==> flow/design.v <==
module incline_sat(
    input [12:0] incline,
    output [9:0] incline_sat
);
assign incline_sat = (~incline[12] && |incline[12:9]) ? 10'h1FF : 
                    (incline[12] && ~(&incline[12:9])) ? 10'h200 : incline[9:0];
endmodule
module desiredDrive(
    input [11:0] avg_torque,
    input [4:0] cadence,
    input not_pedaling,
    input [12:0] incline,
    input [2:0] scale,
    output [11:0] target_curr
);
localparam TORQUE_MIN = 12'h380;
localparam TOO_SMALL = 5'h05;
logic [9:0] inc_sat;
incline_sat i1( .incline(incline), .incline_sat(inc_sat));
logic [10:0] incline_factor;
assign incline_factor = {inc_sat[9], inc_sat[9:0]} + 11'd256;
logic [8:0] incline_factor_limit;
assign incline_factor_limit = (incline_factor[10] == 1'b1) ? 9'h000 : (incline_factor[9]) ? 9'h1FF : incline_factor[8:0];
logic [5:0] cadence_factor;
assign cadence_factor = (|cadence[4:1]) ? ({1'b0, cadence} + 6'd32) : 6'h00;
logic [12:0]torque_off;
assign torque_off = {1'b0, avg_torque} - {1'b0, TORQUE_MIN};
logic [12:0] torque_pos;
assign torque_pos = (torque_off[12] == 1'b1) ? 12'h000 : torque_off[11:0];
logic [30:0]assist_prod;
assign assist_prod = not_pedaling ? 30'h00000000 : (torque_pos * incline_factor_limit * cadence_factor * scale);
assign target_curr = (|assist_prod[29:27]) ? 12'hFFF : assist_prod[26:15];
endmodule
module desiredDrive_reg(
    input clk, rst_n,
    input [11:0] avg_torque,
    input [4:0] cadence,
    input not_pedaling,
    input [12:0] incline,
    input [2:0] scale,
    output logic [11:0] target_curr
);
logic [11:0] avg_torque_r;
logic [4:0] cadence_r;
logic not_pedaling_r;
logic [12:0] incline_r;
logic [2:0] scale_r;
logic [11:0] target_curr_nxt;
always_ff @(posedge clk, negedge rst_n) begin
    if (!rst_n) begin
        avg_torque_r <= 12'h000;
        cadence_r <= 5'h00;
        not_pedaling_r <= 1'b0;
        incline_r <= 13'h0000;
        scale_r <= 3'h0;
    end
    else begin
        avg_torque_r <= avg_torque;
        cadence_r <= cadence;
        not_pedaling_r <= not_pedaling;
        incline_r <= incline;
        scale_r <= scale;
    end
end
desiredDrive iDD(.avg_torque(avg_torque_r), .cadence(cadence_r), .not_pedaling(not_pedaling_r),
                 .incline(incline_r), .scale(scale_r), .target_curr(target_curr_nxt));
always_ff @(posedge clk, negedge rst_n) begin
    if (!rst_n)
        target_curr <= 12'h000;
    else
        target_curr <= target_curr_nxt;
end
endmodule
--- tool output ---
**From RTL to reports: desiredDrive_reg**

Module desiredDrive_reg before and after one edit of its RTL, step after step.
"unedited" refers to lines of the RTL above, "edited" to lines of the edited file.
"difference": "edited" minus "unedited" as printed here. "rel. change": 100 x difference / "unedited".
Operators: Yosys type, input widths -> output width; for muxes data width and select width s.
Library cell names are shortened.
A cell with -- has no value.

- Design top: desiredDrive_reg
- Clock input: clk
- Standard-cell library: sky130hd
- Timing corner: tt_025C_1v80

**Diff**

The edit as a unified diff against the file above.
A script made this edit. It changes what the design does and was not meant as an optimisation.

```diff
@@ -25,5 +25,5 @@
 assign cadence_factor = (|cadence[4:1]) ? ({1'b0, cadence} + 6'd32) : 6'h00;
 logic [12:0]torque_off;
-assign torque_off = {1'b0, avg_torque} - {1'b0, TORQUE_MIN};
+assign torque_off = {1'b0, avg_torque} ^ {1'b0, TORQUE_MIN};
 logic [12:0] torque_pos;
 assign torque_pos = (torque_off[12] == 1'b1) ? 12'h000 : torque_off[11:0];
```

**Word-level counts**

Source: Yosys, flattened and elaborated, memories not mapped. Widths are those after wreduce; folded enables and synchronous resets count as part of the registers. Registers that Yosys merges into a memory's read port (data or address) are not register bits. Print and check cells do not count. Equal cells are merged and count once.

Bit counts:

| item | unedited | edited | difference | rel. change (%) |
|---|---|---|---|---|
| memories | 0 | 0 | 0 | -- |
| bits in writable memories | 0 | 0 | 0 | -- |
| latch bits | 0 | 0 | 0 | -- |
| bits in read-only memories | 0 | 0 | 0 | -- |
| input bits | 36 | 36 | 0 | 0.00 |
| word width x clocked read ports | 0 | 0 | 0 | -- |
| elaborated cells | 28 | 27 | -1 | -3.57 |
| flip-flop bits (word level) | 46 | 46 | 0 | 0.00 |

Cells by class:

| item | unedited | edited | difference | rel. change (%) |
|---|---|---|---|---|
| shift-type cells | 0 | 0 | 0 | -- |
| eq/ne operators | 0 | 0 | 0 | -- |
| $lt $le $gt $ge | 0 | 0 | 0 | -- |
| $mul | 3 | 3 | 0 | 0.00 |
| mux-type cells | 8 | 7 | -1 | -12.50 |
| bitwise gates (word level) | 2 | 3 | +1 | +50.00 |
| reduce/logical cells | 6 | 6 | 0 | 0.00 |
| add/subtract/negate cells | 3 | 2 | -1 | -33.33 |
| div/mod/pow operators | 0 | 0 | 0 | -- |

Operator list:

| kind | unedited | edited | difference | rel. change (%) |
|---|---|---|---|---|
| $mux 12 | 2 | 1 | -1 | -50.00 |
| $sub 12x10->13 const B | 1 | 0 | -1 | -100.00 |
| $not 3->3 | 0 | 1 | +1 | -- |
| $logic_and 1x1->1 | 2 | 2 | 0 | 0.00 |
| $mux 10 | 2 | 2 | 0 | 0.00 |
| $mux 9 | 2 | 2 | 0 | 0.00 |
| $not 1->1 | 2 | 2 | 0 | 0.00 |
| $reduce_or 4->1 | 2 | 2 | 0 | 0.00 |
| $add 10x10->11 const B | 1 | 1 | 0 | 0.00 |
| $add 5x6->6 const B | 1 | 1 | 0 | 0.00 |
| $mul 12x9->21 | 1 | 1 | 0 | 0.00 |
| $mul 31x3->30 | 1 | 1 | 0 | 0.00 |
| $mul 31x6->31 | 1 | 1 | 0 | 0.00 |
| $mux 30 | 1 | 1 | 0 | 0.00 |
| $mux 6 | 1 | 1 | 0 | 0.00 |
| $reduce_and 4->1 | 1 | 1 | 0 | 0.00 |
| $reduce_or 3->1 | 1 | 1 | 0 | 0.00 |

**Depth**

Yosys ltp: most cells in a row. Word level: on the elaborated netlist, between registers, memories and ports. Mapped: between sequential cells and ports; inverters and the memories' decode and read muxes count.

Logic depth:

| item | unedited | edited | difference | rel. change (%) |
|---|---|---|---|---|
| depth in word-level cells | 14 | 14 | 0 | 0.00 |
| ABC_AREA | 0 | 0 | -- | -- |
| depth in mapped cells | 55 | 55 | 0 | 0.00 |
| depth with buffers taken out | 53 | 53 | 0 | 0.00 |

**After synthesis**

The flow's flattened synthesis, as Yosys stat reports it; memories are mapped. The netlist is that of the ABC_AREA named above (0 if unset); the other value can give another one.

Cells by type:

| cell type | unedited | edited | difference | rel. change (%) |
|---|---|---|---|---|
| and2_1 | 60 | 102 | +42 | +70.00 |
| nor2_1 | 81 | 47 | -34 | -41.98 |
| a21oi_1 | 51 | 78 | +27 | +52.94 |
| nand3_1 | 40 | 15 | -25 | -62.50 |
| nand2_1 | 201 | 189 | -12 | -5.97 |
| nand2b_1 | 9 | 21 | +12 | +133.33 |
| or3_1 | 2 | 12 | +10 | +500.00 |
| a21o_1 | 30 | 22 | -8 | -26.67 |
| nor3_1 | 19 | 11 | -8 | -42.11 |
| o21ai_0 | 32 | 25 | -7 | -21.88 |
| o21bai_1 | 3 | 10 | +7 | +233.33 |
| a211oi_1 | 10 | 4 | -6 | -60.00 |
| o211ai_1 | 2 | 7 | +5 | +250.00 |
| inv_1 | 249 | 245 | -4 | -1.61 |
| nor2b_1 | 13 | 17 | +4 | +30.77 |
| or2_2 | 7 | 3 | -4 | -57.14 |
| and3b_1 | 4 | 0 | -4 | -100.00 |
| o21a_1 | 4 | 8 | +4 | +100.00 |

Not every row of either side is listed.

Synthesis totals:

| item | unedited | edited | difference | rel. change (%) |
|---|---|---|---|---|
| buffers | 38 | 42 | +4 | +10.53 |
| chip area (Yosys) (mm²) | 0.0110944 | 0.0110844 | -0.0000100 | -0.09 |
| sequential area (mm²) | 0.0011511 | 0.0011511 | 0.0000000 | 0.00 |
| mapped flip-flops | 46 | 46 | 0 | 0.00 |
| cell count | 1324 | 1319 | -5 | -0.38 |

The figures by module come from a second, unflattened synthesis with its own total; it is not the netlist above.

Second synthesis, totals:

| item | unedited | edited | difference | rel. change (%) |
|---|---|---|---|---|
| cells (unflattened synthesis) | 1304 | 1347 | +43 | +3.30 |
| area (unflattened synthesis) (mm²) | 0.0109342 | 0.0113096 | +0.0003754 | +3.43 |

Each row is one instance without its submodules.

Modules, unedited:

| module | sequential area (mm²) | area (mm²) | instances | cells |
|---|---|---|---|---|
| desiredDrive | 0 | 0.0095442 | 1 | 1224 |
| desiredDrive_reg | 0.0011511 | 0.0011511 | 1 | 46 |
| incline_sat | 0 | 0.000239 | 1 | 34 |

Modules, edited:

| module | sequential area (mm²) | area (mm²) | instances | cells |
|---|---|---|---|---|
| desiredDrive | 0 | 0.0099195 | 1 | 1267 |
| desiredDrive_reg | 0.0011511 | 0.0011511 | 1 | 46 |
| incline_sat | 0 | 0.000239 | 1 | 34 |

**Worst setup path after synthesis**

Path of least setup slack by OpenSTA after synthesis, without wires, with an ideal clock, recovery checks aside; 20% of the period is set as input and as output delay. Where synthesis merged equal registers, the netlist keeps one of their names.

Timing path after synthesis:

| item | unedited | edited | difference | rel. change (%) |
|---|---|---|---|---|
| path type | reg-to-reg | reg-to-reg | -- | -- |
| start point | register incline_r[11] | register incline_r[11] | -- | -- |
| end point | register (no name shown) | register (no name shown) | -- | -- |
| path buffers | 3 | 2 | -1 | -33.33 |
| path delay (ns) | 11.418 | 11.801 | +0.383 | +3.35 |
| period (ns) | 13.0 | 13.0 | 0.0 | 0.00 |
| stages on the path | 50 | 52 | +2 | +4.00 |
| path slack (ns) | 1.582 | 1.198 | -0.384 | -- |
| arrival (ns) | 11.286 | 11.665 | +0.379 | +3.36 |
| synthesis period reached (ns) | 11.418 | 11.802 | +0.384 | +3.36 |

"path delay" is the arrival time less input delay plus setup time.
"stages on the path": output pins that drive a net of the path, with the launching flip-flop's if there is one; two outputs of one cell count as two.
"synthesis period reached" = period - worst setup slack (recovery checks aside). The figure is calculated, with input and output delays left at 20% of the set period.
The rows between start and end are the longest chain of elaborated cells between them; the timing report does not say that the signal goes this way. Where chains are equally long, one stands for them.
Each line given opens the expression or statement behind the cell; cells for indexed reads and writes are added by Yosys, which also makes memories of some case tables.

Between the ends, after synthesis, unedited:
- Cells stage by stage: dfrtp_1 -> nor3_1 -> nor2_1 -> a21o_1 -> ha_1 -> nor2_1 -> clkbuf_1 -> a21o_1 -> clkbuf_1 -> nor2_1 -> fa_1 -> inv_1 -> fa_1 -> inv_1 -> fa_1 -> inv_1 -> fa_1 -> inv_1 -> (+14 left out) -> a21o_1 -> a2111oi_4 -> o32ai_2 -> a21oi_1 -> inv_1 -> a21oi_1 -> xnor2_1 -> nand2_1 -> fa_1 -> inv_1 -> ha_1 -> nand4_1 -> a2111oi_4 -> or2_2 -> o2111ai_1 -> a211oi_2 -> buf_6 -> o21ai_0
- Length of the longest elaborated chain: 14
- Elaborated cells on any way between the ends: 16

RTL lines, path after synthesis, unedited:

| item | line | source |
|---|---|---|
| start: declaration | 46 | `logic [12:0] incline_r;` |
| start: assignment | 54 | `incline_r <= 13'h0000;` |
| start: assignment | 61 | `incline_r <= incline;` |
| $reduce_and 4->1 | 6 | `(incline[12] && ~(&incline[12:9])) ? 10'h200 : incline[9:0];` |
| $not 1->1 | 6 |  |
| $logic_and 1x1->1 | 6 |  |
| $mux 10 | 6 |  |
| $mux 10 | 5 | `assign incline_sat = (~incline[12] && \|incline[12:9]) ? 10'h1FF :` |
| $add 10x10->11 | 21 | `assign incline_factor = {inc_sat[9], inc_sat[9:0]} + 11'd256;` |
| $mux 9 x2 | 23 | `assign incline_factor_limit = (incline_factor[10] == 1'b1) ? 9'h000 : (incline_factor[9]) ? 9'h1FF : incline_f ...` |
| $mul 12x9->21 | 31 | `assign assist_prod = not_pedaling ? 30'h00000000 : (torque_pos * incline_factor_limit * cadence_factor * scale ...` |
| $mul 31x6->31 | 31 |  |
| $mul 31x3->30 | 31 |  |
| $mux 30 | 31 |  |
| $reduce_or 3->1 | 32 |  |
| $mux 12 | 32 |  |
| end: assignment | 69 |  |
| end: assignment | 71 |  |
| end: declaration | 41 |  |

Between the ends, after synthesis, edited:
- Cells stage by stage: dfrtp_1 -> nor3_1 -> nor2_1 -> a21o_1 -> ha_1 -> nor2_1 -> a21oi_1 -> clkbuf_1 -> nand2_1 -> fa_1 -> inv_1 -> fa_1 -> inv_1 -> fa_1 -> fa_1 -> inv_1 -> ha_1 -> a21oi_1 -> (+16 left out) -> a21boi_0 -> o21ba_2 -> o21bai_1 -> a21oi_1 -> xnor2_1 -> nand2_1 -> fa_1 -> inv_1 -> ha_1 -> and3_1 -> o21ai_0 -> o21ai_0 -> a2111oi_4 -> or4_1 -> a31o_1 -> a22oi_2 -> buf_6 -> a21oi_1
- Length of the longest elaborated chain: 14
- Elaborated cells on any way between the ends: 16

RTL lines, path after synthesis, edited:

| item | line | source |
|---|---|---|
| start: declaration | 46 | `logic [12:0] incline_r;` |
| start: assignment | 54 | `incline_r <= 13'h0000;` |
| start: assignment | 61 | `incline_r <= incline;` |
| $reduce_and 4->1 | 6 | `(incline[12] && ~(&incline[12:9])) ? 10'h200 : incline[9:0];` |
| $not 1->1 | 6 |  |
| $logic_and 1x1->1 | 6 |  |
| $mux 10 | 6 |  |
| $mux 10 | 5 | `assign incline_sat = (~incline[12] && \|incline[12:9]) ? 10'h1FF :` |
| $add 10x10->11 | 21 | `assign incline_factor = {inc_sat[9], inc_sat[9:0]} + 11'd256;` |
| $mux 9 x2 | 23 | `assign incline_factor_limit = (incline_factor[10] == 1'b1) ? 9'h000 : (incline_factor[9]) ? 9'h1FF : incline_f ...` |
| $mul 12x9->21 | 31 | `assign assist_prod = not_pedaling ? 30'h00000000 : (torque_pos * incline_factor_limit * cadence_factor * scale ...` |
| $mul 31x6->31 | 31 |  |
| $mul 31x3->30 | 31 |  |
| $mux 30 | 31 |  |
| $reduce_or 3->1 | 32 |  |
| $mux 12 | 32 |  |
| end: assignment | 69 |  |
| end: assignment | 71 |  |
| end: declaration | 41 |  |

**Worst path after layout**

From the final timing report of the runs of pair 1: the path of least setup slack in the routed layout; clock arrival at registers is part of the times.

Timing path post-layout:

| item | unedited | edited | difference | rel. change (%) |
|---|---|---|---|---|
| path type | reg-to-reg | reg-to-reg | -- | -- |
| start point | register incline_r[11] | register incline_r[8] | -- | -- |
| end point | register (no name shown) | register (no name shown) | -- | -- |
| path buffers | 3 | 6 | +3 | +100.00 |
| stages on the path | 48 | 55 | +7 | +14.58 |
| arrival (ns) | 11.91 | 11.91 | 0.00 | 0.00 |
| path slack (ns) | 0.56 | 0.55 | -0.01 | -- |
| period (ns) | 12.3 | 12.3 | 0.0 | 0.00 |

The rows between start and end are the longest chain of elaborated cells between them; the timing report does not say that the signal goes this way. Where chains are equally long, one stands for them.

Between the ends, post-layout, unedited:
- Cells stage by stage: dfrtp_1 -> nor3_1 -> nor2_1 -> a21o_1 -> ha_1 -> nor2_2 -> buf_4 -> a21o_1 -> nor2_1 -> fa_1 -> inv_1 -> fa_1 -> inv_1 -> fa_1 -> inv_1 -> fa_1 -> inv_1 -> ha_1 -> (+12 left out) -> inv_1 -> ha_1 -> or2_2 -> a2111oi_4 -> o311ai_2 -> a31o_2 -> a21oi_2 -> xnor2_1 -> and2_1 -> fa_1 -> ha_4 -> nand4_1 -> a2111oi_4 -> or2_4 -> o2111ai_1 -> a211oi_2 -> buf_4 -> o21ai_0
- Length of the longest elaborated chain: 14
- Elaborated cells on any way between the ends: 16

RTL lines, path post-layout, unedited:

| item | line | source |
|---|---|---|
| start: declaration | 46 | `logic [12:0] incline_r;` |
| start: assignment | 54 | `incline_r <= 13'h0000;` |
| start: assignment | 61 | `incline_r <= incline;` |
| $reduce_and 4->1 | 6 | `(incline[12] && ~(&incline[12:9])) ? 10'h200 : incline[9:0];` |
| $not 1->1 | 6 |  |
| $logic_and 1x1->1 | 6 |  |
| $mux 10 | 6 |  |
| $mux 10 | 5 | `assign incline_sat = (~incline[12] && \|incline[12:9]) ? 10'h1FF :` |
| $add 10x10->11 | 21 | `assign incline_factor = {inc_sat[9], inc_sat[9:0]} + 11'd256;` |
| $mux 9 x2 | 23 | `assign incline_factor_limit = (incline_factor[10] == 1'b1) ? 9'h000 : (incline_factor[9]) ? 9'h1FF : incline_f ...` |
| $mul 12x9->21 | 31 | `assign assist_prod = not_pedaling ? 30'h00000000 : (torque_pos * incline_factor_limit * cadence_factor * scale ...` |
| $mul 31x6->31 | 31 |  |
| $mul 31x3->30 | 31 |  |
| $mux 30 | 31 |  |
| $reduce_or 3->1 | 32 |  |
| $mux 12 | 32 |  |
| end: assignment | 69 |  |
| end: assignment | 71 |  |
| end: declaration | 41 |  |

Between the ends, post-layout, edited:
- Cells stage by stage: dfrtp_1 -> nor3_2 -> nor2_1 -> a21o_1 -> ha_4 -> nor2_2 -> buf_6 -> a21oi_4 -> buf_4 -> nand2_1 -> fa_1 -> inv_1 -> fa_1 -> fa_1 -> inv_1 -> fa_1 -> inv_1 -> ha_1 -> (+19 left out) -> o21ba_2 -> o21bai_1 -> a21oi_2 -> xnor2_2 -> nand2_1 -> fa_1 -> inv_1 -> ha_1 -> a211o_1 -> a31oi_2 -> o21ai_2 -> a2111oi_4 -> buf_4 -> o211ai_1 -> a31o_1 -> a22oi_2 -> buf_6 -> a21oi_1
- Length of the longest elaborated chain: 11
- Elaborated cells on any way between the ends: 11

RTL lines, path post-layout, edited:

| item | line | source |
|---|---|---|
| start: declaration | 46 | `logic [12:0] incline_r;` |
| start: assignment | 54 | `incline_r <= 13'h0000;` |
| start: assignment | 61 | `incline_r <= incline;` |
| $mux 10 | 6 | `(incline[12] && ~(&incline[12:9])) ? 10'h200 : incline[9:0];` |
| $mux 10 | 5 | `assign incline_sat = (~incline[12] && \|incline[12:9]) ? 10'h1FF :` |
| $add 10x10->11 | 21 | `assign incline_factor = {inc_sat[9], inc_sat[9:0]} + 11'd256;` |
| $mux 9 x2 | 23 | `assign incline_factor_limit = (incline_factor[10] == 1'b1) ? 9'h000 : (incline_factor[9]) ? 9'h1FF : incline_f ...` |
| $mul 12x9->21 | 31 | `assign assist_prod = not_pedaling ? 30'h00000000 : (torque_pos * incline_factor_limit * cadence_factor * scale ...` |
| $mul 31x6->31 | 31 |  |
| $mul 31x3->30 | 31 |  |
| $mux 30 | 31 |  |
| $reduce_or 3->1 | 32 |  |
| $mux 12 | 32 |  |
| end: assignment | 69 |  |
| end: assignment | 71 |  |
| end: declaration | 41 |  |

**Measured runs**

Both versions went through the flow (Yosys, OpenROAD) with the same settings in each pair. Constraints: input delay and output delay 20% of the set period each, output load 0.01 pF.

Settings, pair 1:
- CORE_UTILIZATION: 40
- period_ns: 12.3
- CAP_MARGIN: 20
- CORE_MARGIN: 2
- SLEW_MARGIN: 20

Results, pair 1:

| item | unedited | edited | difference | rel. change (%) |
|---|---|---|---|---|
| worst hold slack in the final report (ns) | 0.786 | 0.677 | -0.109 | -- |
| final design utilization (%) | 46.2 | 47.6 | +1.4 | -- |
| summed negative setup slack (ns) | 0.000 | 0.000 | 0.000 | -- |
| Yosys chip area after synthesis (mm²) | 0.0110944 | 0.0110844 | -0.0000100 | -0.09 |
| area inside the die boundary (mm²) | 0.0290839 | 0.0290583 | -0.0000256 | -0.09 |
| standard-cell area after routing (mm²) | 0.0125245 | 0.0128924 | +0.0003679 | +2.94 |
| achieved clock period (ns) | 11.741 | 11.748 | +0.007 | +0.06 |
| setup slack of the worst path (ns) | 0.559 | 0.552 | -0.007 | -- |

Settings, pair 2:
- CAP_MARGIN: 35
- CELL_PAD_IN_SITES_GLOBAL_PLACEMENT: 3
- CORE_UTILIZATION: 30
- CTS_CLUSTER_DIAMETER: 103
- CTS_CLUSTER_SIZE: 60
- GPL_TIMING_DRIVEN: 1
- MAX_ROUTING_LAYER: met4
- PLACE_DENSITY_LB_ADDON: 0.08
- SETUP_SLACK_MARGIN: 0.48
- SLEW_MARGIN: 10
- TNS_END_PERCENT: 15
- period_ns: 15.4
- CORE_MARGIN: 2

Results, pair 2:

| item | unedited | edited | difference | rel. change (%) |
|---|---|---|---|---|
| worst hold slack in the final report (ns) | 0.774 | 0.641 | -0.133 | -- |
| final design utilization (%) | 33.6 | 33.7 | +0.1 | -- |
| summed negative setup slack (ns) | 0.000 | 0.000 | 0.000 | -- |
| Yosys chip area after synthesis (mm²) | 0.0110944 | 0.0110844 | -0.0000100 | -0.09 |
| area inside the die boundary (mm²) | 0.0385357 | 0.0385023 | -0.0000334 | -0.09 |
| standard-cell area after routing (mm²) | 0.0122643 | 0.0123218 | +0.0000575 | +0.47 |
| achieved clock period (ns) | 13.371 | 13.760 | +0.389 | +2.91 |
| setup slack of the worst path (ns) | 2.029 | 1.640 | -0.389 | -- |

"achieved clock period": clock period set for the run, less the worst setup slack. It is reckoned from that one timing run; input and output delays stay at 20% of the period that was set.
--- end ---
